==> flow/design.v <==
parameter Z_2 = 2'bZZ;
parameter Z_4 = 4'bZZZZ;
parameter Z_8 = 8'bZZZZZZZZ;
parameter Z_16 = 16'bZZZZZZZZZZZZZZZZ;
parameter IDLE = 2'b00;
parameter WRITE_CONTROL = 2'b01;
parameter READ_CONTROL = 2'b10;
parameter REG_SP = 4'b1000;
parameter REG_EPC = 4'b1001;
parameter REG_ESP = 4'b1010;
parameter REG_IH = 4'b1011;
parameter REG_RA = 4'b1100;
parameter OP_ADDIU = 5'b01001;
parameter OP_ADDIU3 = 5'b01000;
parameter OP_B = 5'b00010;
parameter OP_BEQZ = 5'b00100;
parameter OP_BNEZ = 5'b00101;
parameter OP_LI = 5'b01101;
parameter OP_LW = 5'b10011;
parameter OP_SW = 5'b11011;
parameter OP_ADDSP3 = 5'b00000;
parameter OP_CMPI = 5'b01110;
parameter OP_LW_SP = 5'b10010;
parameter OP_SW_SP = 5'b11010;
parameter OP_INT = 5'b11111;
parameter OP_BTEQZ_PREFIX = 5'b01100;
parameter OP_BTEQZ_SUFFIX = 3'b000;
parameter OP_ADDSP_PREFIX = 5'b01100;
parameter OP_ADDSP_SUFFIX = 3'b011;
parameter OP_MTSP_PREFIX = 5'b01100;
parameter OP_MTSP_SUFFIX = 3'b100;
parameter OP_AND_PREFIX = 5'b11101;
parameter OP_AND_SUFFIX = 5'b01100;
parameter OP_CMP_PREFIX = 5'b11101;
parameter OP_CMP_SUFFIX = 5'b01010;
parameter OP_OR_PREFIX = 5'b11101;
parameter OP_OR_SUFFIX = 5'b01101;
parameter OP_NOT_PREFIX = 5'b11101;
parameter OP_NOT_SUFFIX = 5'b01111;
parameter OP_SLLV_PREFIX = 5'b11101;
parameter OP_SLLV_SUFFIX = 5'b00100;
parameter OP_SLTU_PREFIX = 5'b11101;
parameter OP_SLTU_SUFFIX = 5'b00011;
parameter OP_JR_PREFIX = 5'b11101;
parameter OP_JR_MIDFIX = 3'b000;
parameter OP_JR_SUFFIX = 5'b00000;
parameter OP_MFPC_PREFIX = 5'b11101;
parameter OP_MFPC_MIDFIX = 3'b010;
parameter OP_MFPC_SUFFIX = 5'b00000;
parameter OP_JALR_PREFIX = 5'b11101;
parameter OP_JALR_MIDFIX = 3'b110;
parameter OP_JALR_SUFFIX = 5'b00000;
parameter OP_JRRA_PREFIX = 5'b11101;
parameter OP_JRRA_MIDFIX = 3'b001;
parameter OP_JRRA_SUFFIX = 5'b00000;
parameter OP_MFIH_PREFIX = 5'b11110;
parameter OP_MFIH_SUFFIX = 8'b00000000;
parameter OP_MTIH_PREFIX = 5'b11110;
parameter OP_MTIH_SUFFIX = 8'b00000001;
parameter OP_SLL_PREFIX = 5'b00110;
parameter OP_SLL_SUFFIX = 2'b00;
parameter OP_SRA_PREFIX = 5'b00110;
parameter OP_SRA_SUFFIX = 2'b11;
parameter OP_SUBU_PREFIX = 5'b11100;
parameter OP_SUBU_SUFFIX = 2'b11;
parameter OP_ADDU_PREFIX = 5'b11100;
parameter OP_ADDU_SUFFIX = 2'b01;
parameter OP_NOP = 16'b0000100000000000;
module ByPass (
  input [3:0] sourceAddress,
  input [15:0] sourceValue,
  input [3:0] updatedAddress,
  input [15:0] updatedValue,
  output [15:0] selectedValue
);
assign selectedValue = updatedAddress == sourceAddress ? updatedValue : sourceValue;
endmodule
module Forwarder (
	input clk,
	input rst,
	input [15:0] in,
	output reg [15:0] out
);
reg [15:0] temp;
always @ (negedge clk or negedge rst) begin
	if (!rst) begin
		temp <= 0;
	end else begin
		temp <= in;
	end
end
always @ (posedge clk or negedge rst) begin
	if (!rst) begin
		out <= 0;
	end else begin
		out <= temp;
	end
end
endmodule
module Forwarder4Bit (
	input clk,
	input rst,
	input [3:0] in,
	output reg [3:0] out
);
reg [3:0] temp;
always @ (negedge clk or negedge rst) begin
	if (!rst) begin
		temp <= 0;
	end else begin
		temp <= in;
	end
end
always @ (posedge clk or negedge rst) begin
	if (!rst) begin
		out <= 0;
	end else begin
		out <= temp;
	end
end
endmodule
module InterruptSelector (
  input [15:0] normalInstruction,
  input [15:0] interruptInstruction,
  input interruptSignal,
  output [15:0] selectedInstruction
);
assign selectedInstruction = interruptSignal ? interruptInstruction : normalInstruction;
endmodule
module HardwareInterruptHandler (
  input clock, 
  input reset,
  input interruptSignal,
  input handInterruptSignalIn,
  output interruptSignalOut
);
reg [3:0] handSignalCache;
always @ (posedge clock or negedge reset) begin
  if (!reset) begin
    handSignalCache <= 4'b1111;
  end else begin
    handSignalCache[0] <= handSignalCache[1];
    handSignalCache[1] <= handSignalCache[2];
    handSignalCache[2] <= handSignalCache[3];
    handSignalCache[3] <= handInterruptSignalIn;
  end
end
assign interruptSignalOut = (handSignalCache[0] && handSignalCache[1] && !handSignalCache[2] && !handSignalCache[3]) ?  1'b1   :  interruptSignal;
endmodule
module InterruptHandler (
  input clock,
  input reset,
  input [3:0] interruptIndexIn,
  input interruptSignalIn,
  output reg interruptSignalOut,
  output reg [15:0] interruptInstructionOut
);
parameter OP_ADDIU = 5'b01001;
parameter OP_ADDIU3 = 5'b01000;
parameter OP_B = 5'b00010;
parameter OP_BEQZ = 5'b00100;
parameter OP_BNEZ = 5'b00101;
parameter OP_LI = 5'b01101;
parameter OP_LW = 5'b10011;
parameter OP_SW = 5'b11011;
parameter OP_ADDSP3 = 5'b00000;
parameter OP_CMPI = 5'b01110;
parameter OP_LW_SP = 5'b10010;
parameter OP_SW_SP = 5'b11010;
parameter OP_INT = 5'b11111;
parameter OP_BTEQZ_PREFIX = 5'b01100;
parameter OP_BTEQZ_SUFFIX = 3'b000;
parameter OP_ADDSP_PREFIX = 5'b01100;
parameter OP_ADDSP_SUFFIX = 3'b011;
parameter OP_MTSP_PREFIX = 5'b01100;
parameter OP_MTSP_SUFFIX = 3'b100;
parameter OP_AND_PREFIX = 5'b11101;
parameter OP_AND_SUFFIX = 5'b01100;
parameter OP_CMP_PREFIX = 5'b11101;
parameter OP_CMP_SUFFIX = 5'b01010;
parameter OP_OR_PREFIX = 5'b11101;
parameter OP_OR_SUFFIX = 5'b01101;
parameter OP_NOT_PREFIX = 5'b11101;
parameter OP_NOT_SUFFIX = 5'b01111;
parameter OP_SLLV_PREFIX = 5'b11101;
parameter OP_SLLV_SUFFIX = 5'b00100;
parameter OP_SLTU_PREFIX = 5'b11101;
parameter OP_SLTU_SUFFIX = 5'b00011;
parameter OP_JR_PREFIX = 5'b11101;
parameter OP_JR_MIDFIX = 3'b000;
parameter OP_JR_SUFFIX = 5'b00000;
parameter OP_MFPC_PREFIX = 5'b11101;
parameter OP_MFPC_MIDFIX = 3'b010;
parameter OP_MFPC_SUFFIX = 5'b00000;
parameter OP_JALR_PREFIX = 5'b11101;
parameter OP_JALR_MIDFIX = 3'b110;
parameter OP_JALR_SUFFIX = 5'b00000;
parameter OP_JRRA_PREFIX = 5'b11101;
parameter OP_JRRA_MIDFIX = 3'b001;
parameter OP_JRRA_SUFFIX = 5'b00000;
parameter OP_MFIH_PREFIX = 5'b11110;
parameter OP_MFIH_SUFFIX = 8'b00000000;
parameter OP_MTIH_PREFIX = 5'b11110;
parameter OP_MTIH_SUFFIX = 8'b00000001;
parameter OP_SLL_PREFIX = 5'b00110;
parameter OP_SLL_SUFFIX = 2'b00;
parameter OP_SRA_PREFIX = 5'b00110;
parameter OP_SRA_SUFFIX = 2'b11;
parameter OP_SUBU_PREFIX = 5'b11100;
parameter OP_SUBU_SUFFIX = 2'b11;
parameter OP_ADDU_PREFIX = 5'b11100;
parameter OP_ADDU_SUFFIX = 2'b01;
parameter OP_NOP = 16'b0000100000000000;
reg [3:0] interruptState;
reg [3:0] interruptIndex;
reg insideInterrupt;
localparam STATE_TOTAL = 10;
always @ (negedge clock or negedge reset) begin
  if (!reset) begin
    interruptState <= 1;
    interruptIndex <= 0;
    insideInterrupt <= 0;
  end else begin
    if (interruptSignalIn == 1 && insideInterrupt == 0 && interruptState == 1) begin
      interruptIndex <= interruptIndexIn;
      insideInterrupt <= 1;
    end else if (interruptState < STATE_TOTAL && insideInterrupt == 1) begin
      interruptState <= interruptState + 1;
    end else if (interruptState == STATE_TOTAL) begin
      interruptState <= 1;
      insideInterrupt <= 0;
      interruptIndex <= 0;
    end
  end
end
always @ (posedge clock or negedge reset) begin
  if (!reset) begin
    interruptInstructionOut <= OP_NOP;
    interruptSignalOut <= 0;
  end else begin
    if (insideInterrupt == 1) begin 
	    interruptInstructionOut <= {8'hF8, interruptState, interruptIndex};
		  interruptSignalOut <= 1;
	  end else begin
	    interruptInstructionOut <= OP_NOP;
		  interruptSignalOut <= 0;
	  end
  end
end
endmodule
module InstructionFetcher (
	input clk,
	input rst,
	input [15:0] current_PC,  
	input [15:0] mem_read,  
	output reg [15:0] current_IR_addr,
	output reg [15:0] current_IR
);
parameter OP_ADDIU = 5'b01001;
parameter OP_ADDIU3 = 5'b01000;
parameter OP_B = 5'b00010;
parameter OP_BEQZ = 5'b00100;
parameter OP_BNEZ = 5'b00101;
parameter OP_LI = 5'b01101;
parameter OP_LW = 5'b10011;
parameter OP_SW = 5'b11011;
parameter OP_ADDSP3 = 5'b00000;
parameter OP_CMPI = 5'b01110;
parameter OP_LW_SP = 5'b10010;
parameter OP_SW_SP = 5'b11010;
parameter OP_INT = 5'b11111;
parameter OP_BTEQZ_PREFIX = 5'b01100;
parameter OP_BTEQZ_SUFFIX = 3'b000;
parameter OP_ADDSP_PREFIX = 5'b01100;
parameter OP_ADDSP_SUFFIX = 3'b011;
parameter OP_MTSP_PREFIX = 5'b01100;
parameter OP_MTSP_SUFFIX = 3'b100;
parameter OP_AND_PREFIX = 5'b11101;
parameter OP_AND_SUFFIX = 5'b01100;
parameter OP_CMP_PREFIX = 5'b11101;
parameter OP_CMP_SUFFIX = 5'b01010;
parameter OP_OR_PREFIX = 5'b11101;
parameter OP_OR_SUFFIX = 5'b01101;
parameter OP_NOT_PREFIX = 5'b11101;
parameter OP_NOT_SUFFIX = 5'b01111;
parameter OP_SLLV_PREFIX = 5'b11101;
parameter OP_SLLV_SUFFIX = 5'b00100;
parameter OP_SLTU_PREFIX = 5'b11101;
parameter OP_SLTU_SUFFIX = 5'b00011;
parameter OP_JR_PREFIX = 5'b11101;
parameter OP_JR_MIDFIX = 3'b000;
parameter OP_JR_SUFFIX = 5'b00000;
parameter OP_MFPC_PREFIX = 5'b11101;
parameter OP_MFPC_MIDFIX = 3'b010;
parameter OP_MFPC_SUFFIX = 5'b00000;
parameter OP_JALR_PREFIX = 5'b11101;
parameter OP_JALR_MIDFIX = 3'b110;
parameter OP_JALR_SUFFIX = 5'b00000;
parameter OP_JRRA_PREFIX = 5'b11101;
parameter OP_JRRA_MIDFIX = 3'b001;
parameter OP_JRRA_SUFFIX = 5'b00000;
parameter OP_MFIH_PREFIX = 5'b11110;
parameter OP_MFIH_SUFFIX = 8'b00000000;
parameter OP_MTIH_PREFIX = 5'b11110;
parameter OP_MTIH_SUFFIX = 8'b00000001;
parameter OP_SLL_PREFIX = 5'b00110;
parameter OP_SLL_SUFFIX = 2'b00;
parameter OP_SRA_PREFIX = 5'b00110;
parameter OP_SRA_SUFFIX = 2'b11;
parameter OP_SUBU_PREFIX = 5'b11100;
parameter OP_SUBU_SUFFIX = 2'b11;
parameter OP_ADDU_PREFIX = 5'b11100;
parameter OP_ADDU_SUFFIX = 2'b01;
parameter OP_NOP = 16'b0000100000000000;
always @ (negedge clk) begin
	current_IR_addr <= current_PC;
end
always @ (negedge rst or posedge clk) begin
	if (!rst) begin
		current_IR <= OP_NOP;
	end else begin
		current_IR <= mem_read;
	end
end
endmodule
module InstructionDecoder (
  input clock,
  input reset,
  input [15:0] currentInstruction,
  output reg [3:0] firstRegisiterAddress,
  output reg [3:0] secondRegisiterAddress,   
  output reg [3:0] targetRegisiterAddress,
  output reg [2:0] jumpControl,
  output reg [3:0] interruptIndex,
  output reg interruptSignal,
  output reg interruptInstructionSignal
);
parameter OP_ADDIU = 5'b01001;
parameter OP_ADDIU3 = 5'b01000;
parameter OP_B = 5'b00010;
parameter OP_BEQZ = 5'b00100;
parameter OP_BNEZ = 5'b00101;
parameter OP_LI = 5'b01101;
parameter OP_LW = 5'b10011;
parameter OP_SW = 5'b11011;
parameter OP_ADDSP3 = 5'b00000;
parameter OP_CMPI = 5'b01110;
parameter OP_LW_SP = 5'b10010;
parameter OP_SW_SP = 5'b11010;
parameter OP_INT = 5'b11111;
parameter OP_BTEQZ_PREFIX = 5'b01100;
parameter OP_BTEQZ_SUFFIX = 3'b000;
parameter OP_ADDSP_PREFIX = 5'b01100;
parameter OP_ADDSP_SUFFIX = 3'b011;
parameter OP_MTSP_PREFIX = 5'b01100;
parameter OP_MTSP_SUFFIX = 3'b100;
parameter OP_AND_PREFIX = 5'b11101;
parameter OP_AND_SUFFIX = 5'b01100;
parameter OP_CMP_PREFIX = 5'b11101;
parameter OP_CMP_SUFFIX = 5'b01010;
parameter OP_OR_PREFIX = 5'b11101;
parameter OP_OR_SUFFIX = 5'b01101;
parameter OP_NOT_PREFIX = 5'b11101;
parameter OP_NOT_SUFFIX = 5'b01111;
parameter OP_SLLV_PREFIX = 5'b11101;
parameter OP_SLLV_SUFFIX = 5'b00100;
parameter OP_SLTU_PREFIX = 5'b11101;
parameter OP_SLTU_SUFFIX = 5'b00011;
parameter OP_JR_PREFIX = 5'b11101;
parameter OP_JR_MIDFIX = 3'b000;
parameter OP_JR_SUFFIX = 5'b00000;
parameter OP_MFPC_PREFIX = 5'b11101;
parameter OP_MFPC_MIDFIX = 3'b010;
parameter OP_MFPC_SUFFIX = 5'b00000;
parameter OP_JALR_PREFIX = 5'b11101;
parameter OP_JALR_MIDFIX = 3'b110;
parameter OP_JALR_SUFFIX = 5'b00000;
parameter OP_JRRA_PREFIX = 5'b11101;
parameter OP_JRRA_MIDFIX = 3'b001;
parameter OP_JRRA_SUFFIX = 5'b00000;
parameter OP_MFIH_PREFIX = 5'b11110;
parameter OP_MFIH_SUFFIX = 8'b00000000;
parameter OP_MTIH_PREFIX = 5'b11110;
parameter OP_MTIH_SUFFIX = 8'b00000001;
parameter OP_SLL_PREFIX = 5'b00110;
parameter OP_SLL_SUFFIX = 2'b00;
parameter OP_SRA_PREFIX = 5'b00110;
parameter OP_SRA_SUFFIX = 2'b11;
parameter OP_SUBU_PREFIX = 5'b11100;
parameter OP_SUBU_SUFFIX = 2'b11;
parameter OP_ADDU_PREFIX = 5'b11100;
parameter OP_ADDU_SUFFIX = 2'b01;
parameter OP_NOP = 16'b0000100000000000;
parameter Z_2 = 2'bZZ;
parameter Z_4 = 4'bZZZZ;
parameter Z_8 = 8'bZZZZZZZZ;
parameter Z_16 = 16'bZZZZZZZZZZZZZZZZ;
parameter IDLE = 2'b00;
parameter WRITE_CONTROL = 2'b01;
parameter READ_CONTROL = 2'b10;
parameter REG_SP = 4'b1000;
parameter REG_EPC = 4'b1001;
parameter REG_ESP = 4'b1010;
parameter REG_IH = 4'b1011;
parameter REG_RA = 4'b1100;
localparam NONE_CONTROL = 3'b000;
localparam B_CONTROL = 3'b001;
localparam BEQZ_CONTROL = 3'b010;
localparam BNEZ_CONTROL = 3'b011;
localparam BTEQZ_CONTROL = 3'b100;
localparam JR_CONTROL = 3'b101;
localparam JALR_CONTROL = 3'b110;
localparam JRRA_CONTROL = 3'b111;
reg [15:0] instruction;
wire [3:0] firstParameter = {1'b0, instruction[10:8]};
wire [3:0] secondParameter = {1'b0, instruction[7:5]};
wire [3:0] thirdParameter = {1'b0, instruction[4:2]};
always @ (negedge clock or negedge reset) begin
  if (!reset) begin
    instruction <= OP_NOP;
  end else begin
    instruction <= currentInstruction;
  end
end
always @ (posedge clock or negedge reset) begin
  firstRegisiterAddress <= 0;
  secondRegisiterAddress <= 0;
  targetRegisiterAddress <= 4'hf;
  interruptSignal <= 0;
  interruptIndex <= 0;
  interruptInstructionSignal <= 0;
  jumpControl <= NONE_CONTROL;
  if (!reset) begin
    firstRegisiterAddress <= 0;
    secondRegisiterAddress <= 0;
    interruptSignal <= 0;
    interruptIndex <= 0;
    interruptInstructionSignal <= 0;
    targetRegisiterAddress <= 4'hf;
    jumpControl <= NONE_CONTROL;
  end else begin
    case (instruction[15:11])
      OP_ADDIU: begin
        targetRegisiterAddress <= firstParameter;
        firstRegisiterAddress <= firstParameter;
      end
      OP_ADDIU3: begin
        targetRegisiterAddress <= secondParameter;
        firstRegisiterAddress <= firstParameter;
      end
      OP_B: begin
        jumpControl <= B_CONTROL;
      end
      OP_BEQZ: begin
        jumpControl <= BEQZ_CONTROL;
        firstRegisiterAddress <= firstParameter;
      end
      OP_BNEZ: begin
        jumpControl <= BNEZ_CONTROL;
        firstRegisiterAddress <= firstParameter;
      end
      OP_LI: begin
        targetRegisiterAddress <= firstParameter;
      end
      OP_LW: begin
        targetRegisiterAddress <= secondParameter;
        firstRegisiterAddress <= firstParameter;
      end
      OP_SW: begin
        firstRegisiterAddress <= firstParameter;
        secondRegisiterAddress <= secondParameter;
      end
      OP_ADDSP3: begin
        targetRegisiterAddress <= firstParameter;
        secondRegisiterAddress <= REG_SP;
      end
      OP_CMPI: begin
        firstRegisiterAddress <= firstParameter;
      end
      OP_LW_SP: begin
        targetRegisiterAddress <= firstParameter;
        secondRegisiterAddress <= REG_SP;
      end
      OP_SW_SP: begin
        firstRegisiterAddress <= firstParameter;
        secondRegisiterAddress <= REG_SP;
      end
      OP_INT: begin
        case (instruction[7:4])
          0: begin
            interruptSignal <= 1;
            interruptIndex <= instruction[3:0];
          end
          1: begin 
            targetRegisiterAddress <= REG_EPC;
          end
          2: begin
            targetRegisiterAddress <= REG_ESP;
            firstRegisiterAddress <= REG_SP;
          end
          3: begin
            targetRegisiterAddress <= REG_SP;
          end
          4: begin
            firstRegisiterAddress <= REG_EPC;
            secondRegisiterAddress <= REG_SP;
          end
          5: begin
            secondRegisiterAddress <= REG_SP;
          end
          6: begin
            firstRegisiterAddress <= REG_ESP;
            secondRegisiterAddress <= REG_SP;
          end
          7: begin
				interruptInstructionSignal <= 1;
            firstRegisiterAddress <= REG_IH;
          end
        endcase
      end
      5'b01100: begin
        case (instruction[10:8])
          OP_BTEQZ_SUFFIX: begin
            jumpControl <= BTEQZ_CONTROL;
          end
          OP_ADDSP_SUFFIX: begin
            targetRegisiterAddress <= REG_SP;
            secondRegisiterAddress <= REG_SP;
          end
          OP_MTSP_SUFFIX: begin
            targetRegisiterAddress <= REG_SP;
            secondRegisiterAddress <= secondParameter;
          end
        endcase
      end
      5'b11101: begin
        case (instruction[4:0])
          OP_AND_SUFFIX: begin
            targetRegisiterAddress <= firstParameter;
            firstRegisiterAddress  <= firstParameter;
            secondRegisiterAddress <= secondParameter;
          end
          OP_CMP_SUFFIX: begin
            firstRegisiterAddress <= firstParameter;
            secondRegisiterAddress <= secondParameter;
          end
          OP_OR_SUFFIX: begin
            targetRegisiterAddress <= firstParameter;
            firstRegisiterAddress <= firstParameter;
            secondRegisiterAddress <= secondParameter;
          end
          OP_NOT_SUFFIX: begin
            targetRegisiterAddress <= firstParameter;
            secondRegisiterAddress <= secondParameter;
          end
          OP_SLLV_SUFFIX: begin
            targetRegisiterAddress <= secondParameter;
            firstRegisiterAddress <= firstParameter;
            secondRegisiterAddress <= secondParameter;
          end
          OP_SLTU_SUFFIX: begin
            firstRegisiterAddress <= firstParameter;
            secondRegisiterAddress <= secondParameter;
          end
          5'b00000: begin
            case (instruction[7:5])
              OP_JR_MIDFIX: begin
				    jumpControl <= JR_CONTROL;
                firstRegisiterAddress <= firstParameter;
              end
              OP_MFPC_MIDFIX: begin
                targetRegisiterAddress <= firstParameter;
              end
              OP_JALR_MIDFIX: begin
				    jumpControl <= JALR_CONTROL;
                targetRegisiterAddress <= REG_RA;
                firstRegisiterAddress <= firstParameter;
              end
              OP_JRRA_MIDFIX: begin
				    jumpControl <= JRRA_CONTROL;
                firstRegisiterAddress <= REG_RA;
              end
            endcase
          end
        endcase
      end
      5'b11110: begin
        case (instruction[7:0])
          OP_MFIH_SUFFIX: begin
            targetRegisiterAddress <= firstParameter;
            firstRegisiterAddress <= REG_IH;
          end
          OP_MTIH_SUFFIX: begin
            targetRegisiterAddress <= REG_IH;
            firstRegisiterAddress <= firstParameter;
          end
        endcase
      end
      5'b00110: begin
        case (instruction[1:0])
          OP_SLL_SUFFIX: begin
            targetRegisiterAddress <= firstParameter;
            secondRegisiterAddress <= secondParameter;
          end
          OP_SRA_SUFFIX: begin
            targetRegisiterAddress <= firstParameter;
            secondRegisiterAddress <= secondParameter;
          end
        endcase
      end
      5'b11100: begin
        case (instruction[1:0])
          OP_SUBU_SUFFIX: begin
            targetRegisiterAddress <= thirdParameter;
            firstRegisiterAddress <= firstParameter;
            secondRegisiterAddress <= secondParameter;
          end
          OP_ADDU_SUFFIX: begin
            targetRegisiterAddress <= thirdParameter;
            firstRegisiterAddress <= firstParameter;
            secondRegisiterAddress <= secondParameter;
          end
        endcase
      end
      default: begin
      end
    endcase
  end
end
endmodule
module ProgramCounterAdder (
  input clock,
  input reset,
  input [15:0] currentPC,
  input [15:0] currentInstruction,
  input [15:0] finalRegisterValue,
  input t,
  input interruptSignal,
  input interruptInstructionSignal,
  input [2:0] jumpControl,
  output [15:0] nextPC
);
localparam NONE_CONTROL = 3'b000;
localparam B_CONTROL = 3'b001;
localparam BEQZ_CONTROL = 3'b010;
localparam BNEZ_CONTROL = 3'b011;
localparam BTEQZ_CONTROL = 3'b100;
localparam JR_CONTROL = 3'b101;
reg [15:0] instruction, jumpPC;
reg [15:0] programCounterRegister;
reg jump;
wire [15:0] immediateSignExtend_8bit = {instruction[7] ? 8'hff : 8'h00, instruction[7:0]};
wire [15:0] immediateSignExtend_11bit = {instruction[10] ?  5'b11111 : 5'b00000, instruction[10:0]};
always @ (negedge clock or negedge reset) begin
  if (!reset) begin
    instruction <= 16'h8000;  
    programCounterRegister <= 16'hffff;  
  end else begin
    instruction <= currentInstruction;
    programCounterRegister <= currentPC;
  end
end
always @ (*) begin
  jumpPC = 0;
  jump = 0;
  if (!reset) begin
    jumpPC = 0;
    jump = 0;
  end else begin
    case (jumpControl)
      NONE_CONTROL: begin
        jumpPC = 0;
        jump = 0;
      end
      B_CONTROL: begin
        jumpPC = programCounterRegister + immediateSignExtend_11bit;
        jump = 1;
      end
      BEQZ_CONTROL: begin
        if (finalRegisterValue == 0) begin
          jumpPC = programCounterRegister + immediateSignExtend_8bit;
          jump = 1;
        end
      end
      BNEZ_CONTROL: begin
        if (finalRegisterValue != 0) begin
          jumpPC = programCounterRegister + immediateSignExtend_8bit;
          jump = 1;
        end
      end
      BTEQZ_CONTROL: begin
        if (t == 0) begin
          jumpPC = programCounterRegister + immediateSignExtend_8bit;
          jump = 1;
        end
      end
      JR_CONTROL: begin
        jumpPC = finalRegisterValue;
        jump = 1;
      end
    endcase
  end
end
assign nextPC = interruptInstructionSignal ? finalRegisterValue : (interruptSignal ? programCounterRegister : (jump ? jumpPC : programCounterRegister + 1));
endmodule
module ArithmeticLogicalUnit (
  input clock,
  input reset,
  input [15:0] finalFirstRegisterValue,
  input [15:0] finalSecondRegisterValue,
  input [15:0] currentProgramCounter,
  input [15:0] currentInstruction,
  output reg [15:0] targetValue,
  output reg tRead
);
reg tWriteEnable;
reg tToWrite;
reg [15:0] programCounter;
reg [15:0] instruction;
reg [15:0] firstRegisterValue;
reg [15:0] secondRegisterValue;
wire [15:0] immediateSignExtend_8bit = {instruction[7] ? 8'hff : 8'h00, instruction[7:0]};
wire [15:0] immediateSignExtend_11bit = {instruction[10] ?  5'b11111 : 5'b00000, instruction[10:0]};
wire [15:0] immediateZeroExtend_8bit = {8'h00, instruction[7:0]};
wire [15:0] immediateSignExtend_4bit = {instruction[3] ? 12'hfff : 12'h000, instruction[3:0]};
wire [3:0] shiftImmediate = instruction[4:2] ? instruction[4:2] : 8;
parameter OP_ADDIU = 5'b01001;
parameter OP_ADDIU3 = 5'b01000;
parameter OP_B = 5'b00010;
parameter OP_BEQZ = 5'b00100;
parameter OP_BNEZ = 5'b00101;
parameter OP_LI = 5'b01101;
parameter OP_LW = 5'b10011;
parameter OP_SW = 5'b11011;
parameter OP_ADDSP3 = 5'b00000;
parameter OP_CMPI = 5'b01110;
parameter OP_LW_SP = 5'b10010;
parameter OP_SW_SP = 5'b11010;
parameter OP_INT = 5'b11111;
parameter OP_BTEQZ_PREFIX = 5'b01100;
parameter OP_BTEQZ_SUFFIX = 3'b000;
parameter OP_ADDSP_PREFIX = 5'b01100;
parameter OP_ADDSP_SUFFIX = 3'b011;
parameter OP_MTSP_PREFIX = 5'b01100;
parameter OP_MTSP_SUFFIX = 3'b100;
parameter OP_AND_PREFIX = 5'b11101;
parameter OP_AND_SUFFIX = 5'b01100;
parameter OP_CMP_PREFIX = 5'b11101;
parameter OP_CMP_SUFFIX = 5'b01010;
parameter OP_OR_PREFIX = 5'b11101;
parameter OP_OR_SUFFIX = 5'b01101;
parameter OP_NOT_PREFIX = 5'b11101;
parameter OP_NOT_SUFFIX = 5'b01111;
parameter OP_SLLV_PREFIX = 5'b11101;
parameter OP_SLLV_SUFFIX = 5'b00100;
parameter OP_SLTU_PREFIX = 5'b11101;
parameter OP_SLTU_SUFFIX = 5'b00011;
parameter OP_JR_PREFIX = 5'b11101;
parameter OP_JR_MIDFIX = 3'b000;
parameter OP_JR_SUFFIX = 5'b00000;
parameter OP_MFPC_PREFIX = 5'b11101;
parameter OP_MFPC_MIDFIX = 3'b010;
parameter OP_MFPC_SUFFIX = 5'b00000;
parameter OP_JALR_PREFIX = 5'b11101;
parameter OP_JALR_MIDFIX = 3'b110;
parameter OP_JALR_SUFFIX = 5'b00000;
parameter OP_JRRA_PREFIX = 5'b11101;
parameter OP_JRRA_MIDFIX = 3'b001;
parameter OP_JRRA_SUFFIX = 5'b00000;
parameter OP_MFIH_PREFIX = 5'b11110;
parameter OP_MFIH_SUFFIX = 8'b00000000;
parameter OP_MTIH_PREFIX = 5'b11110;
parameter OP_MTIH_SUFFIX = 8'b00000001;
parameter OP_SLL_PREFIX = 5'b00110;
parameter OP_SLL_SUFFIX = 2'b00;
parameter OP_SRA_PREFIX = 5'b00110;
parameter OP_SRA_SUFFIX = 2'b11;
parameter OP_SUBU_PREFIX = 5'b11100;
parameter OP_SUBU_SUFFIX = 2'b11;
parameter OP_ADDU_PREFIX = 5'b11100;
parameter OP_ADDU_SUFFIX = 2'b01;
parameter OP_NOP = 16'b0000100000000000;
parameter Z_2 = 2'bZZ;
parameter Z_4 = 4'bZZZZ;
parameter Z_8 = 8'bZZZZZZZZ;
parameter Z_16 = 16'bZZZZZZZZZZZZZZZZ;
parameter IDLE = 2'b00;
parameter WRITE_CONTROL = 2'b01;
parameter READ_CONTROL = 2'b10;
parameter REG_SP = 4'b1000;
parameter REG_EPC = 4'b1001;
parameter REG_ESP = 4'b1010;
parameter REG_IH = 4'b1011;
parameter REG_RA = 4'b1100;
always @ (negedge clock or negedge reset) begin
  if (!reset) begin
    programCounter <= 0;
    instruction <= OP_NOP;
    firstRegisterValue <= 0;
    secondRegisterValue <= 0;
  end else begin
    programCounter <= currentProgramCounter;
    instruction <= currentInstruction;
    firstRegisterValue <= finalFirstRegisterValue;
    secondRegisterValue <= finalSecondRegisterValue;
  end
end
always @(posedge clock or negedge reset) begin
  if (!reset) begin
    tWriteEnable <= 1;
    tToWrite <= 0;
    targetValue <= 0;
    tRead <= 0;
  end else begin
    case (instruction[15:11])
      OP_ADDIU: begin
        targetValue <= firstRegisterValue + immediateSignExtend_8bit;
      end
      OP_ADDIU3: begin
        targetValue <= firstRegisterValue + immediateSignExtend_4bit;
      end
      OP_LI: begin
        targetValue <= immediateZeroExtend_8bit;
      end
      OP_SW: begin
        targetValue <= secondRegisterValue;
      end		  
      OP_ADDSP3: begin
        targetValue <= secondRegisterValue + immediateSignExtend_8bit;
      end
      OP_CMPI: begin
        tToWrite <= firstRegisterValue != immediateSignExtend_8bit;
        if (tWriteEnable) tRead <= firstRegisterValue != immediateSignExtend_8bit;
        tWriteEnable <= 0;
      end
      OP_SW_SP: begin
		    targetValue <= firstRegisterValue;
		  end
      OP_INT: begin
        case (instruction[7:4])
          1: begin 
            targetValue <= programCounter;
          end
          2: begin
            targetValue <= firstRegisterValue;
          end
          3: begin
            targetValue <= 16'hBF20;
          end
          4: begin
            targetValue <= firstRegisterValue;
          end 
          5: begin
            targetValue <= instruction[3:0];
          end
          6: begin
            targetValue <= firstRegisterValue;
          end 
        endcase
      end
      5'b01100: begin
        case (instruction[10:8])
          OP_ADDSP_SUFFIX: begin
            targetValue <= secondRegisterValue + immediateSignExtend_8bit;
          end
          OP_MTSP_SUFFIX: begin
            targetValue <= secondRegisterValue;
          end
        endcase
      end
      5'b11101: begin
        case (instruction[4:0])
          OP_AND_SUFFIX: begin
            targetValue <= firstRegisterValue & secondRegisterValue;
          end
          OP_CMP_SUFFIX: begin
            tToWrite <= firstRegisterValue != secondRegisterValue;
            if (tWriteEnable) tRead <= firstRegisterValue != secondRegisterValue;
            tWriteEnable <= 0;
          end
          OP_OR_SUFFIX: begin
            targetValue <= firstRegisterValue | secondRegisterValue;
          end
          OP_NOT_SUFFIX: begin
            targetValue <= ~secondRegisterValue;
          end
          OP_SLLV_SUFFIX: begin
            targetValue <= secondRegisterValue << firstRegisterValue;
          end
          OP_SLTU_SUFFIX: begin
            tToWrite <= $unsigned(firstRegisterValue) < $unsigned(secondRegisterValue);
            if (tWriteEnable) tRead <= $unsigned(firstRegisterValue) < $unsigned(secondRegisterValue);
            tWriteEnable <= 0;
          end
          5'b00000: begin
            case (instruction[7:5])
              OP_MFPC_MIDFIX: begin
                targetValue <= programCounter;
              end
              OP_JALR_MIDFIX: begin
                targetValue <= programCounter;
              end
            endcase
          end
        endcase
      end
      5'b11110: begin
        case (instruction[7:0])
          OP_MFIH_SUFFIX: begin
            targetValue <= firstRegisterValue;
          end
          OP_MTIH_SUFFIX: begin
            targetValue <= firstRegisterValue;
          end
        endcase
      end
      5'b00110: begin
        case (instruction[1:0])
          OP_SLL_SUFFIX: begin
            targetValue <= secondRegisterValue << shiftImmediate;
          end
          OP_SRA_SUFFIX: begin
            targetValue <= secondRegisterValue >>> shiftImmediate;
          end
        endcase
      end
      5'b11100: begin
        case (instruction[1:0])
          OP_SUBU_SUFFIX: begin
            targetValue <= firstRegisterValue - secondRegisterValue;
          end
          OP_ADDU_SUFFIX: begin
            targetValue <= firstRegisterValue + secondRegisterValue;
          end
        endcase
      end
      default: begin
			tWriteEnable <= 1;
			targetValue <= 0;
      end
    endcase
  end
end
endmodule
module MemoryAddressCalculator (
	input clk,
	input rst,
	input [15:0] instruction_in,
	input [15:0] first_register_value,
	input [15:0] second_reigster_value,
	output reg [1:0] memory_control,
	output reg [15:0] memory_address
);
wire [15:0] immediate_from_5;
wire [15:0] immediate_from_8;
reg [15:0] instruction;
reg [15:0] rm_1, rm_2;
parameter OP_ADDIU = 5'b01001;
parameter OP_ADDIU3 = 5'b01000;
parameter OP_B = 5'b00010;
parameter OP_BEQZ = 5'b00100;
parameter OP_BNEZ = 5'b00101;
parameter OP_LI = 5'b01101;
parameter OP_LW = 5'b10011;
parameter OP_SW = 5'b11011;
parameter OP_ADDSP3 = 5'b00000;
parameter OP_CMPI = 5'b01110;
parameter OP_LW_SP = 5'b10010;
parameter OP_SW_SP = 5'b11010;
parameter OP_INT = 5'b11111;
parameter OP_BTEQZ_PREFIX = 5'b01100;
parameter OP_BTEQZ_SUFFIX = 3'b000;
parameter OP_ADDSP_PREFIX = 5'b01100;
parameter OP_ADDSP_SUFFIX = 3'b011;
parameter OP_MTSP_PREFIX = 5'b01100;
parameter OP_MTSP_SUFFIX = 3'b100;
parameter OP_AND_PREFIX = 5'b11101;
parameter OP_AND_SUFFIX = 5'b01100;
parameter OP_CMP_PREFIX = 5'b11101;
parameter OP_CMP_SUFFIX = 5'b01010;
parameter OP_OR_PREFIX = 5'b11101;
parameter OP_OR_SUFFIX = 5'b01101;
parameter OP_NOT_PREFIX = 5'b11101;
parameter OP_NOT_SUFFIX = 5'b01111;
parameter OP_SLLV_PREFIX = 5'b11101;
parameter OP_SLLV_SUFFIX = 5'b00100;
parameter OP_SLTU_PREFIX = 5'b11101;
parameter OP_SLTU_SUFFIX = 5'b00011;
parameter OP_JR_PREFIX = 5'b11101;
parameter OP_JR_MIDFIX = 3'b000;
parameter OP_JR_SUFFIX = 5'b00000;
parameter OP_MFPC_PREFIX = 5'b11101;
parameter OP_MFPC_MIDFIX = 3'b010;
parameter OP_MFPC_SUFFIX = 5'b00000;
parameter OP_JALR_PREFIX = 5'b11101;
parameter OP_JALR_MIDFIX = 3'b110;
parameter OP_JALR_SUFFIX = 5'b00000;
parameter OP_JRRA_PREFIX = 5'b11101;
parameter OP_JRRA_MIDFIX = 3'b001;
parameter OP_JRRA_SUFFIX = 5'b00000;
parameter OP_MFIH_PREFIX = 5'b11110;
parameter OP_MFIH_SUFFIX = 8'b00000000;
parameter OP_MTIH_PREFIX = 5'b11110;
parameter OP_MTIH_SUFFIX = 8'b00000001;
parameter OP_SLL_PREFIX = 5'b00110;
parameter OP_SLL_SUFFIX = 2'b00;
parameter OP_SRA_PREFIX = 5'b00110;
parameter OP_SRA_SUFFIX = 2'b11;
parameter OP_SUBU_PREFIX = 5'b11100;
parameter OP_SUBU_SUFFIX = 2'b11;
parameter OP_ADDU_PREFIX = 5'b11100;
parameter OP_ADDU_SUFFIX = 2'b01;
parameter OP_NOP = 16'b0000100000000000;
parameter Z_2 = 2'bZZ;
parameter Z_4 = 4'bZZZZ;
parameter Z_8 = 8'bZZZZZZZZ;
parameter Z_16 = 16'bZZZZZZZZZZZZZZZZ;
parameter IDLE = 2'b00;
parameter WRITE_CONTROL = 2'b01;
parameter READ_CONTROL = 2'b10;
parameter REG_SP = 4'b1000;
parameter REG_EPC = 4'b1001;
parameter REG_ESP = 4'b1010;
parameter REG_IH = 4'b1011;
parameter REG_RA = 4'b1100;
assign immediate_from_5 = {instruction[4]? 11'b11111111111: 11'b00000000000, instruction[4:0]};
assign immediate_from_8 = {instruction[7]? 8'hFF: 8'h00, instruction[7:0]};
always @ (negedge clk or negedge rst) begin
	if (!rst) begin
		instruction <= 16'b0000100000000000;
		rm_1 <= 0;
		rm_2 <= 0;
	end else begin
		instruction <= instruction_in;
		rm_1 <= first_register_value;
		rm_2 <= second_reigster_value;
	end
end
always @ (posedge clk or negedge rst) begin
	if (!rst) begin
		memory_address <= 16'hFFFF;
		memory_control <= IDLE;
	end else begin
		case (instruction[15:11])
			OP_LW_SP: begin
				memory_address <= rm_2 + immediate_from_8;
				memory_control <= READ_CONTROL;
			end
			OP_LW: begin
				memory_address <= rm_1 + immediate_from_5;
				memory_control <= READ_CONTROL;
			end
			OP_SW_SP: begin
				memory_address <= rm_2 + immediate_from_8;
				memory_control <= WRITE_CONTROL;
			end
			OP_SW: begin
				memory_address <= rm_1 + immediate_from_5;
				memory_control <= WRITE_CONTROL;
			end
      OP_INT: begin
        case (instruction[7:4])
          4: begin
            memory_address <= rm_2;
            memory_control <= WRITE_CONTROL;
          end
          5: begin
            memory_address <= rm_2 + 1;
            memory_control <= WRITE_CONTROL;
          end
          6: begin
            memory_address <= rm_2 + 2;
            memory_control <= WRITE_CONTROL;
          end 
        endcase
      end
			default begin
				memory_address <= 16'hFFFF;
				memory_control <= IDLE;
			end
		endcase
	end
end
endmodule
module MemoryInterface (
	input clk,
	input rst,
	input [15:0] memory_address_from_cpu,
	input [15:0] target_value_from_cpu,
	input [1:0] memory_control_signal_from_cpu,
	input [15:0] data_fetched_from_memory,
	output reg [15:0] memory_address_to_memory,
	output [15:0] data_fetched_to_cpu,
	output reg [1:0] memory_control_signal_to_memory,
	output reg [15:0] target_value_to_memory
);
reg [15:0] memory_address_temp;
reg [1:0] memory_control_signal_temp;
reg [15:0] target_value_temp;
assign data_fetched_to_cpu = data_fetched_from_memory;
always @ (negedge clk or negedge rst) begin
	if (!rst) begin
		memory_address_temp <= 0;
		memory_control_signal_temp <= 0;
		target_value_temp <= 0;
	end else begin
		memory_address_temp <= memory_address_from_cpu;
		memory_control_signal_temp <= memory_control_signal_from_cpu;
		target_value_temp <= target_value_from_cpu;
	end
end
always @ (posedge clk or negedge rst) begin
	if (!rst) begin
		memory_address_to_memory <= 0;
		memory_control_signal_to_memory <= 0;
		target_value_to_memory <= 0;
	end else begin
		memory_address_to_memory <= memory_address_temp;
		memory_control_signal_to_memory <= memory_control_signal_temp;
		target_value_to_memory <= target_value_temp;
	end
end
endmodule
module Selector (
  input clk, rst,
  input [1:0] memory_control,
  input [15:0] mem_data_read,
  input [15:0] alu_cal_result,
  output [15:0] select_cal_result
);
reg [15:0] temp_result;
reg [1:0] memory_control_temp;
always @ (negedge clk or negedge rst) begin
  if (!rst) begin
    temp_result <= 0;
    memory_control_temp <= 0;
  end
  else begin
    temp_result <= alu_cal_result;
	 memory_control_temp <= memory_control;
  end
end
assign select_cal_result = memory_control_temp[1]? mem_data_read : temp_result;
endmodule
module Register (
  input clock,
  input reset,
  input [3:0] firstRegisterAddress,
  input [3:0] secondRegisterAddress,
  input [3:0] targetRegisterAddress,
  input [15:0] targetValue,
  output [15:0] firstRegisterValueOrigin,
  output [15:0] secondRegisterValueOrigin,
  output [175:0] debug_registers
);
reg [207:0] registers;
assign debug_registers = {
    registers[0*16 +: 16],
    registers[1*16 +: 16],
    registers[2*16 +: 16],
    registers[3*16 +: 16],
    registers[4*16 +: 16],
    registers[5*16 +: 16],
    registers[6*16 +: 16],
    registers[7*16 +: 16],
    registers[8*16 +: 16],
    registers[9*16 +: 16],
    registers[10*16 +: 16]
};
assign firstRegisterValueOrigin = firstRegisterAddress <= 12 ? registers[firstRegisterAddress*16 +: 16] : 16'h0000;
assign secondRegisterValueOrigin = secondRegisterAddress <= 12 ? registers[secondRegisterAddress*16 +: 16] : 16'h0000;
always @ (negedge clock, negedge reset) begin
  if (!reset) begin
    registers <= 0;
  end else begin
    if (targetRegisterAddress <= 12) begin
      registers[targetRegisterAddress*16 +: 16] <= targetValue;
    end
  end
end
endmodule
module CentralProcessingUnit (
  input clock,
  input reset,
  input handInterruptSignalIn,
  input [15:0] IF_memory_read,
  output [15:0] IF_address,
  input [15:0] MEM_memory_read,
  output [1:0] MEM_memory_control,
  output [15:0] MEM_memory_address,
  output [15:0] MEM_target_value,
  output [175:0] register_value
);
wire [15:0] programCounter_0;   
wire [15:0] programCounter_1;   
wire [15:0] programCounter_2;   
wire [15:0] programCounter_3;   
wire [15:0] programCounter_4;   
wire [15:0] programCounter_5;   
wire [15:0] instruction_1_origin;
wire [15:0] instruction_1_selected;
wire [15:0] instruction_2;
wire [15:0] instruction_3;
wire [15:0] instruction_4;
wire [3:0] firstRegisterAddress;
wire [15:0] firstRegisterValueOrigin;
wire [15:0] firstRegisterValueMiddle;
wire [15:0] firstRegisterValueFinal;
wire [3:0] secondRegisterAddress;
wire [15:0] secondRegisterValueOrigin;
wire [15:0] secondRegisterValueMiddle;
wire [15:0] secondRegisterValueFinal;
wire [3:0] targetRegisterAddress_2;
wire [3:0] targetRegisterAddress_3;
wire [3:0] targetRegisterAddress_4;
wire [15:0] targetValue_3;
wire [15:0] targetValue_4;
wire t;
wire [2:0] jumpControl;
wire [1:0] memoryControl;
wire [15:0] dataMemoryAddress;
wire [15:0] dataFetched;
wire [3:0] interruptIndex;
wire interruptSignalDecoder;
wire interruptSignalHandler;
wire interruptSignalHardware;
wire interruptInstructionSignal;
wire [15:0] interruptInstruction;
ProgramCounterAdder pcAdder (
  clock,
  reset,
  programCounter_0,
  instruction_1_selected,
  firstRegisterValueFinal,
  t,
  interruptSignalHandler,
  interruptInstructionSignal,
  jumpControl,
  programCounter_0
);
InstructionFetcher fetcher (
  .clk(clock),
  .rst(reset),
  .current_PC(programCounter_0),
  .mem_read(IF_memory_read),
  .current_IR_addr(IF_address),
  .current_IR(instruction_1_origin)
);
InstructionDecoder decoder (
  clock,
  reset,
  instruction_1_selected,
  firstRegisterAddress,
  secondRegisterAddress,
  targetRegisterAddress_2,
  jumpControl,
  interruptIndex,
  interruptSignalDecoder,
  interruptInstructionSignal
);
InterruptHandler handler (
  clock,
  reset,
  interruptIndex,
  interruptSignalHardware,
  interruptSignalHandler,
  interruptInstruction
);
InterruptSelector interruptSelector (
  instruction_1_origin,
  interruptInstruction,
  interruptSignalHandler,
  instruction_1_selected
);
HardwareInterruptHandler hardwareHandler (
  clock, 
  reset,
  interruptSignalDecoder,
  handInterruptSignalIn,
  interruptSignalHardware
);
Forwarder programCounterForwarder_2 (
  clock,
  reset,
  programCounter_0,
  programCounter_2
);
Forwarder instructionForwarder_2 (
  clock,
  reset,
  instruction_1_selected,
  instruction_2
);
ByPass firstRegisiterByPass_II (
  firstRegisterAddress,
  firstRegisterValueOrigin,
  targetRegisterAddress_4,
  targetValue_4,
  firstRegisterValueMiddle
);
ByPass firstRegisiterByPass_I (
  firstRegisterAddress,
  firstRegisterValueMiddle,
  targetRegisterAddress_3,
  targetValue_3,
  firstRegisterValueFinal
);
ByPass secondRegisterByPass_II (
  secondRegisterAddress,
  secondRegisterValueOrigin,
  targetRegisterAddress_4,
  targetValue_4,
  secondRegisterValueMiddle
);
ByPass secondRegisterByPass_I (
  secondRegisterAddress,
  secondRegisterValueMiddle,
  targetRegisterAddress_3,
  targetValue_3,
  secondRegisterValueFinal
);
ArithmeticLogicalUnit alu (
  clock,
  reset,
  firstRegisterValueFinal,
  secondRegisterValueFinal,
  programCounter_2,
  instruction_2,
  targetValue_3,
  t
);
MemoryAddressCalculator addressCalculator (
  clock,
  reset,
  instruction_2,
  firstRegisterValueFinal,
  secondRegisterValueFinal,
  memoryControl,
  dataMemoryAddress
);
Forwarder4Bit targetRegisterAddressForwarder_3 (
  clock,
  reset,
  targetRegisterAddress_2,
  targetRegisterAddress_3
);
MemoryInterface memoryCommunicator (
  .clk(clock),
  .rst(reset),
  .memory_address_from_cpu(dataMemoryAddress),  
  .target_value_from_cpu(targetValue_3), 
  .memory_control_signal_from_cpu(memoryControl),  
  .data_fetched_from_memory(MEM_memory_read),
  .memory_address_to_memory(MEM_memory_address),
  .memory_control_signal_to_memory(MEM_memory_control),
  .target_value_to_memory(MEM_target_value),
  .data_fetched_to_cpu(dataFetched)     
);
Selector selector (
  .clk(clock),
  .rst(reset),
  .memory_control(memoryControl),
  .mem_data_read(dataFetched),
  .alu_cal_result(targetValue_3),
  .select_cal_result(targetValue_4)
);
Forwarder4Bit targetRegisterAddressForwarder_4 (
  clock,
  reset,
  targetRegisterAddress_3,
  targetRegisterAddress_4
);
Register register (
  clock,
  reset,
  firstRegisterAddress,
  secondRegisterAddress,
  targetRegisterAddress_4,
  targetValue_4,
  firstRegisterValueOrigin,
  secondRegisterValueOrigin,
  register_value
);
endmodule
Step by step through the tools: CentralProcessingUnit
What the tools print for CentralProcessingUnit, step after step.
Lines are those of the file above, counted from 1.
Operators: Yosys type, input widths -> output width; for muxes data width and select width s.
Library cell names are shortened.
{"block": "design", "top": "CentralProcessingUnit", "clock_port": "clock", "library": "sky130hd", "pvt_corner": "tt_025C_1v80"}

Word-level counts
Yosys after proc, flatten, opt, wreduce and memory -nomap, before mapping. Memory bits, and registers merged into a memory's read port (data or address), are not among the register bits. Print and check cells are not counted.
{"block": "word_totals", "register_bits": 582, "in_bits": 35, "out_inout_bits": 226, "word_cells": 316}
{"block": "op_classes", "n_addsub": 13, "n_cmp": 5, "equal": 99, "shift": 7, "n_mux": 87, "n_logic": 10, "reduce_logical": 53}
{"block": "ops", "operator": "$shiftx 208x9->16", "n": 2}
{"block": "ops", "operator": "$mux 16", "n": 18}
{"block": "ops", "operator": "$shift 16x33->208", "n": 1}
{"block": "ops", "operator": "$shift 16x33->208 const A", "n": 1}
{"block": "ops", "operator": "$and 208x208->208", "n": 1}
{"block": "ops", "operator": "$or 208x208->208", "n": 1}
{"block": "ops", "operator": "$not 208->208", "n": 1}
{"block": "ops", "operator": "$pmux 16 s13", "n": 1}
{"block": "ops", "operator": "$pmux 16 s5", "n": 2}
{"block": "ops", "operator": "$add 16x16->16", "n": 7}
{"block": "ops", "operator": "$pmux 16 s3", "n": 2}
{"block": "ops", "operator": "$pmux 16 s2", "n": 3}
{"block": "ops", "operator": "$eq 5x4->1 const B", "n": 18}
{"block": "ops", "operator": "$eq 5x5->1 const B", "n": 16}
{"block": "ops", "operator": "$pmux 16 s4", "n": 1}
{"block": "ops", "operator": "$pmux 4 s2", "n": 6}
{"block": "ops", "operator": "$mux 4", "n": 11}
{"block": "ops", "operator": "$neg 8->33", "n": 1}
{"block": "ops", "operator": "$add 16x1->16 const B", "n": 2}
{"block": "ops", "operator": "$ne 16x16->1", "n": 2}
{"block": "ops", "operator": "$pmux 4 s8", "n": 1}
{"block": "ops", "operator": "$eq 5x3->1 const B", "n": 6}
{"block": "ops", "operator": "$eq 4x3->1 const B", "n": 7}
{"block": "ops", "operator": "$pmux 4 s7", "n": 1}
{"block": "ops", "operator": "$reduce_or 2->1", "n": 13}
{"block": "ops", "operator": "$mux 3", "n": 7}
{"block": "ops", "operator": "$logic_not 5->1", "n": 4}
{"block": "ops", "operator": "$pmux 4 s5", "n": 1}
Other operator kinds: 65; their cells: 137.

Depth
Yosys ltp: most cells in a row. Word level: on the elaborated netlist, between registers, memories and ports. Mapped: between sequential cells and ports; inverters and the memories' decode and read muxes count.
{"block": "logic_depth", "word_depth": 11, "abc_area": 0, "mapped_depth": 16}

Synthesis result
Yosys stat after the flow's synthesis: flattened, memories mapped to cells. It holds for the ABC_AREA given above (unset counts as 0); a run with the other value may have another netlist.
The area totals of this step are shown rounded.
{"block": "types", "cell_type": "dfrtn_1", "n": 353}
{"block": "types", "cell_type": "dfrtp_1", "n": 136}
{"block": "types", "cell_type": "mux4_2", "n": 80}
{"block": "types", "cell_type": "ha_1", "n": 127}
{"block": "types", "cell_type": "o21ai_0", "n": 310}
{"block": "types", "cell_type": "buf_4", "n": 180}
{"block": "types", "cell_type": "nand2_1", "n": 345}
{"block": "types", "cell_type": "a21oi_1", "n": 245}
{"block": "types", "cell_type": "dfstp_2", "n": 45}
{"block": "types", "cell_type": "nor2_1", "n": 282}
{"block": "types", "cell_type": "mux2i_1", "n": 97}
{"block": "types", "cell_type": "clkbuf_1", "n": 199}
{"block": "types", "cell_type": "xnor2_1", "n": 68}
{"block": "types", "cell_type": "nor3_1", "n": 75}
{"block": "types", "cell_type": "a221oi_1", "n": 42}
{"block": "types", "cell_type": "xor2_1", "n": 42}
{"block": "types", "cell_type": "mux2_2", "n": 30}
{"block": "types", "cell_type": "a22oi_1", "n": 44}
Not listed: further types 78, cells in them 833.
{"block": "mapped", "stdcells": 3533, "synth_area_um2": 33360, "ffs": 550, "buf_cells": 414}
The figures by module come from a second, unflattened synthesis with its own total; it is not the netlist above.
{"block": "unflattened", "hier_cells": 3496, "hier_area_um2": 38690}
Rows give one instance, submodules left out.
{"block": "by_module", "module": "Register", "n_inst": 1, "cells": 948, "area_um2": 12510}
{"block": "by_module", "module": "ArithmeticLogicalUnit", "n_inst": 1, "cells": 1139, "area_um2": 9736}
{"block": "by_module", "module": "MemoryAddressCalculator", "n_inst": 1, "cells": 404, "area_um2": 3958}
{"block": "by_module", "module": "ProgramCounterAdder", "n_inst": 1, "cells": 358, "area_um2": 2975}
{"block": "by_module", "module": "InstructionDecoder", "n_inst": 1, "cells": 230, "area_um2": 2107}
{"block": "by_module", "module": "MemoryInterface", "n_inst": 1, "cells": 84, "area_um2": 1822}
{"block": "by_module", "module": "Forwarder", "n_inst": 2, "cells": 32, "area_um2": 800.8}
{"block": "by_module", "module": "ByPass", "n_inst": 4, "cells": 22, "area_um2": 247.7}
{"block": "by_module", "module": "InterruptHandler", "n_inst": 1, "cells": 73, "area_um2": 820.8}
{"block": "by_module", "module": "InstructionFetcher", "n_inst": 1, "cells": 33, "area_um2": 725.7}
{"block": "by_module", "module": "Selector", "n_inst": 1, "cells": 35, "area_um2": 674.4}
{"block": "by_module", "module": "Forwarder4Bit", "n_inst": 2, "cells": 8, "area_um2": 200.2}
{"block": "by_module", "module": "InterruptSelector", "n_inst": 1, "cells": 18, "area_um2": 249.0}
{"block": "by_module", "module": "HardwareInterruptHandler", "n_inst": 1, "cells": 6, "area_um2": 117.6}
{"block": "by_module", "module": "CentralProcessingUnit", "n_inst": 1, "cells": 0, "area_um2": 0.0}

# Flow runs of CentralProcessingUnit

Below are 5 stored runs of the flow (Yosys, OpenROAD; platform sky130hd) on CentralProcessingUnit, each with its settings and what was measured, unordered. Constraints: input delay and output delay 20% of the set period each, output load 0.01 pF.
"total_power_uw" is the tool's figure for a default switching activity; nothing was simulated.
The results are shown rounded.

{"run": "run A", "settings": { "CORE_UTILIZATION": 57, "GPL_ROUTABILITY_DRIVEN": 0, "GPL_TIMING_DRIVEN": 1, "PLACE_DENSITY": 0.64, "SETUP_SLACK_MARGIN": 1.12, "SLEW_MARGIN": 30, "TNS_END_PERCENT": 60, "period_ns": 7.11, "CAP_MARGIN": 20, "CORE_MARGIN": 2 }, "results": { "total_power_uw": 15770, "ys_area_um2": 33360, "final_setup_tns_ns": -26.85, "setup_worst_slack_ns": -0.696, "die_um2": 60470, "worst_hold_slack_ns": 0.367, "finalUtil_pct": 75.3, "final_cell_area_um2": 43550 }}
{"run": "run B", "settings": { "CORE_UTILIZATION": 40, "PLACE_DENSITY": 0.6, "period_ns": 14.4, "CAP_MARGIN": 20, "CORE_MARGIN": 2, "SLEW_MARGIN": 20 }, "results": { "final_cell_area_um2": 38110, "finalUtil_pct": 46.3, "total_power_uw": 7027, "worst_hold_slack_ns": 0.366, "die_um2": 85720, "final_setup_tns_ns": 0.000, "ys_area_um2": 33360, "setup_worst_slack_ns": 1.041 }}
{"run": "run C", "settings": { "ABC_AREA": 0, "CORE_UTILIZATION": 41, "PLACE_DENSITY_LB_ADDON": 0.28, "SETUP_SLACK_MARGIN": 0.4, "period_ns": 6.57, "CAP_MARGIN": 20, "CORE_MARGIN": 2, "SLEW_MARGIN": 20 }, "results": { "setup_worst_slack_ns": -1.033, "worst_hold_slack_ns": 0.366, "finalUtil_pct": 55.6, "ys_area_um2": 33360, "total_power_uw": 17360, "final_setup_tns_ns": -44.09, "die_um2": 83660, "final_cell_area_um2": 44780 }}
{"run": "run D", "settings": { "CORE_UTILIZATION": 51, "GPL_TIMING_DRIVEN": 1, "MAX_ROUTING_LAYER": "met4", "PLACE_DENSITY_LB_ADDON": 0.21, "SETUP_SLACK_MARGIN": 1.29, "SLEW_MARGIN": 15, "period_ns": 18.9, "CAP_MARGIN": 20, "CORE_MARGIN": 2 }, "results": { "final_setup_tns_ns": 0.000, "final_cell_area_um2": 37640, "die_um2": 67470, "finalUtil_pct": 58.3, "ys_area_um2": 33360, "worst_hold_slack_ns": 0.363, "total_power_uw": 5309, "setup_worst_slack_ns": 1.729 }}
{"run": "run E", "settings": { "CORE_UTILIZATION": 40, "PLACE_DENSITY": 0.6, "SETUP_SLACK_MARGIN": 0.51, "period_ns": 10.8, "CAP_MARGIN": 20, "CORE_MARGIN": 2, "SLEW_MARGIN": 20 }, "results": { "finalUtil_pct": 46.8, "final_setup_tns_ns": 0.000, "total_power_uw": 9413, "worst_hold_slack_ns": 0.364, "die_um2": 85720, "final_cell_area_um2": 38540, "setup_worst_slack_ns": 0.622, "ys_area_um2": 33360 }}
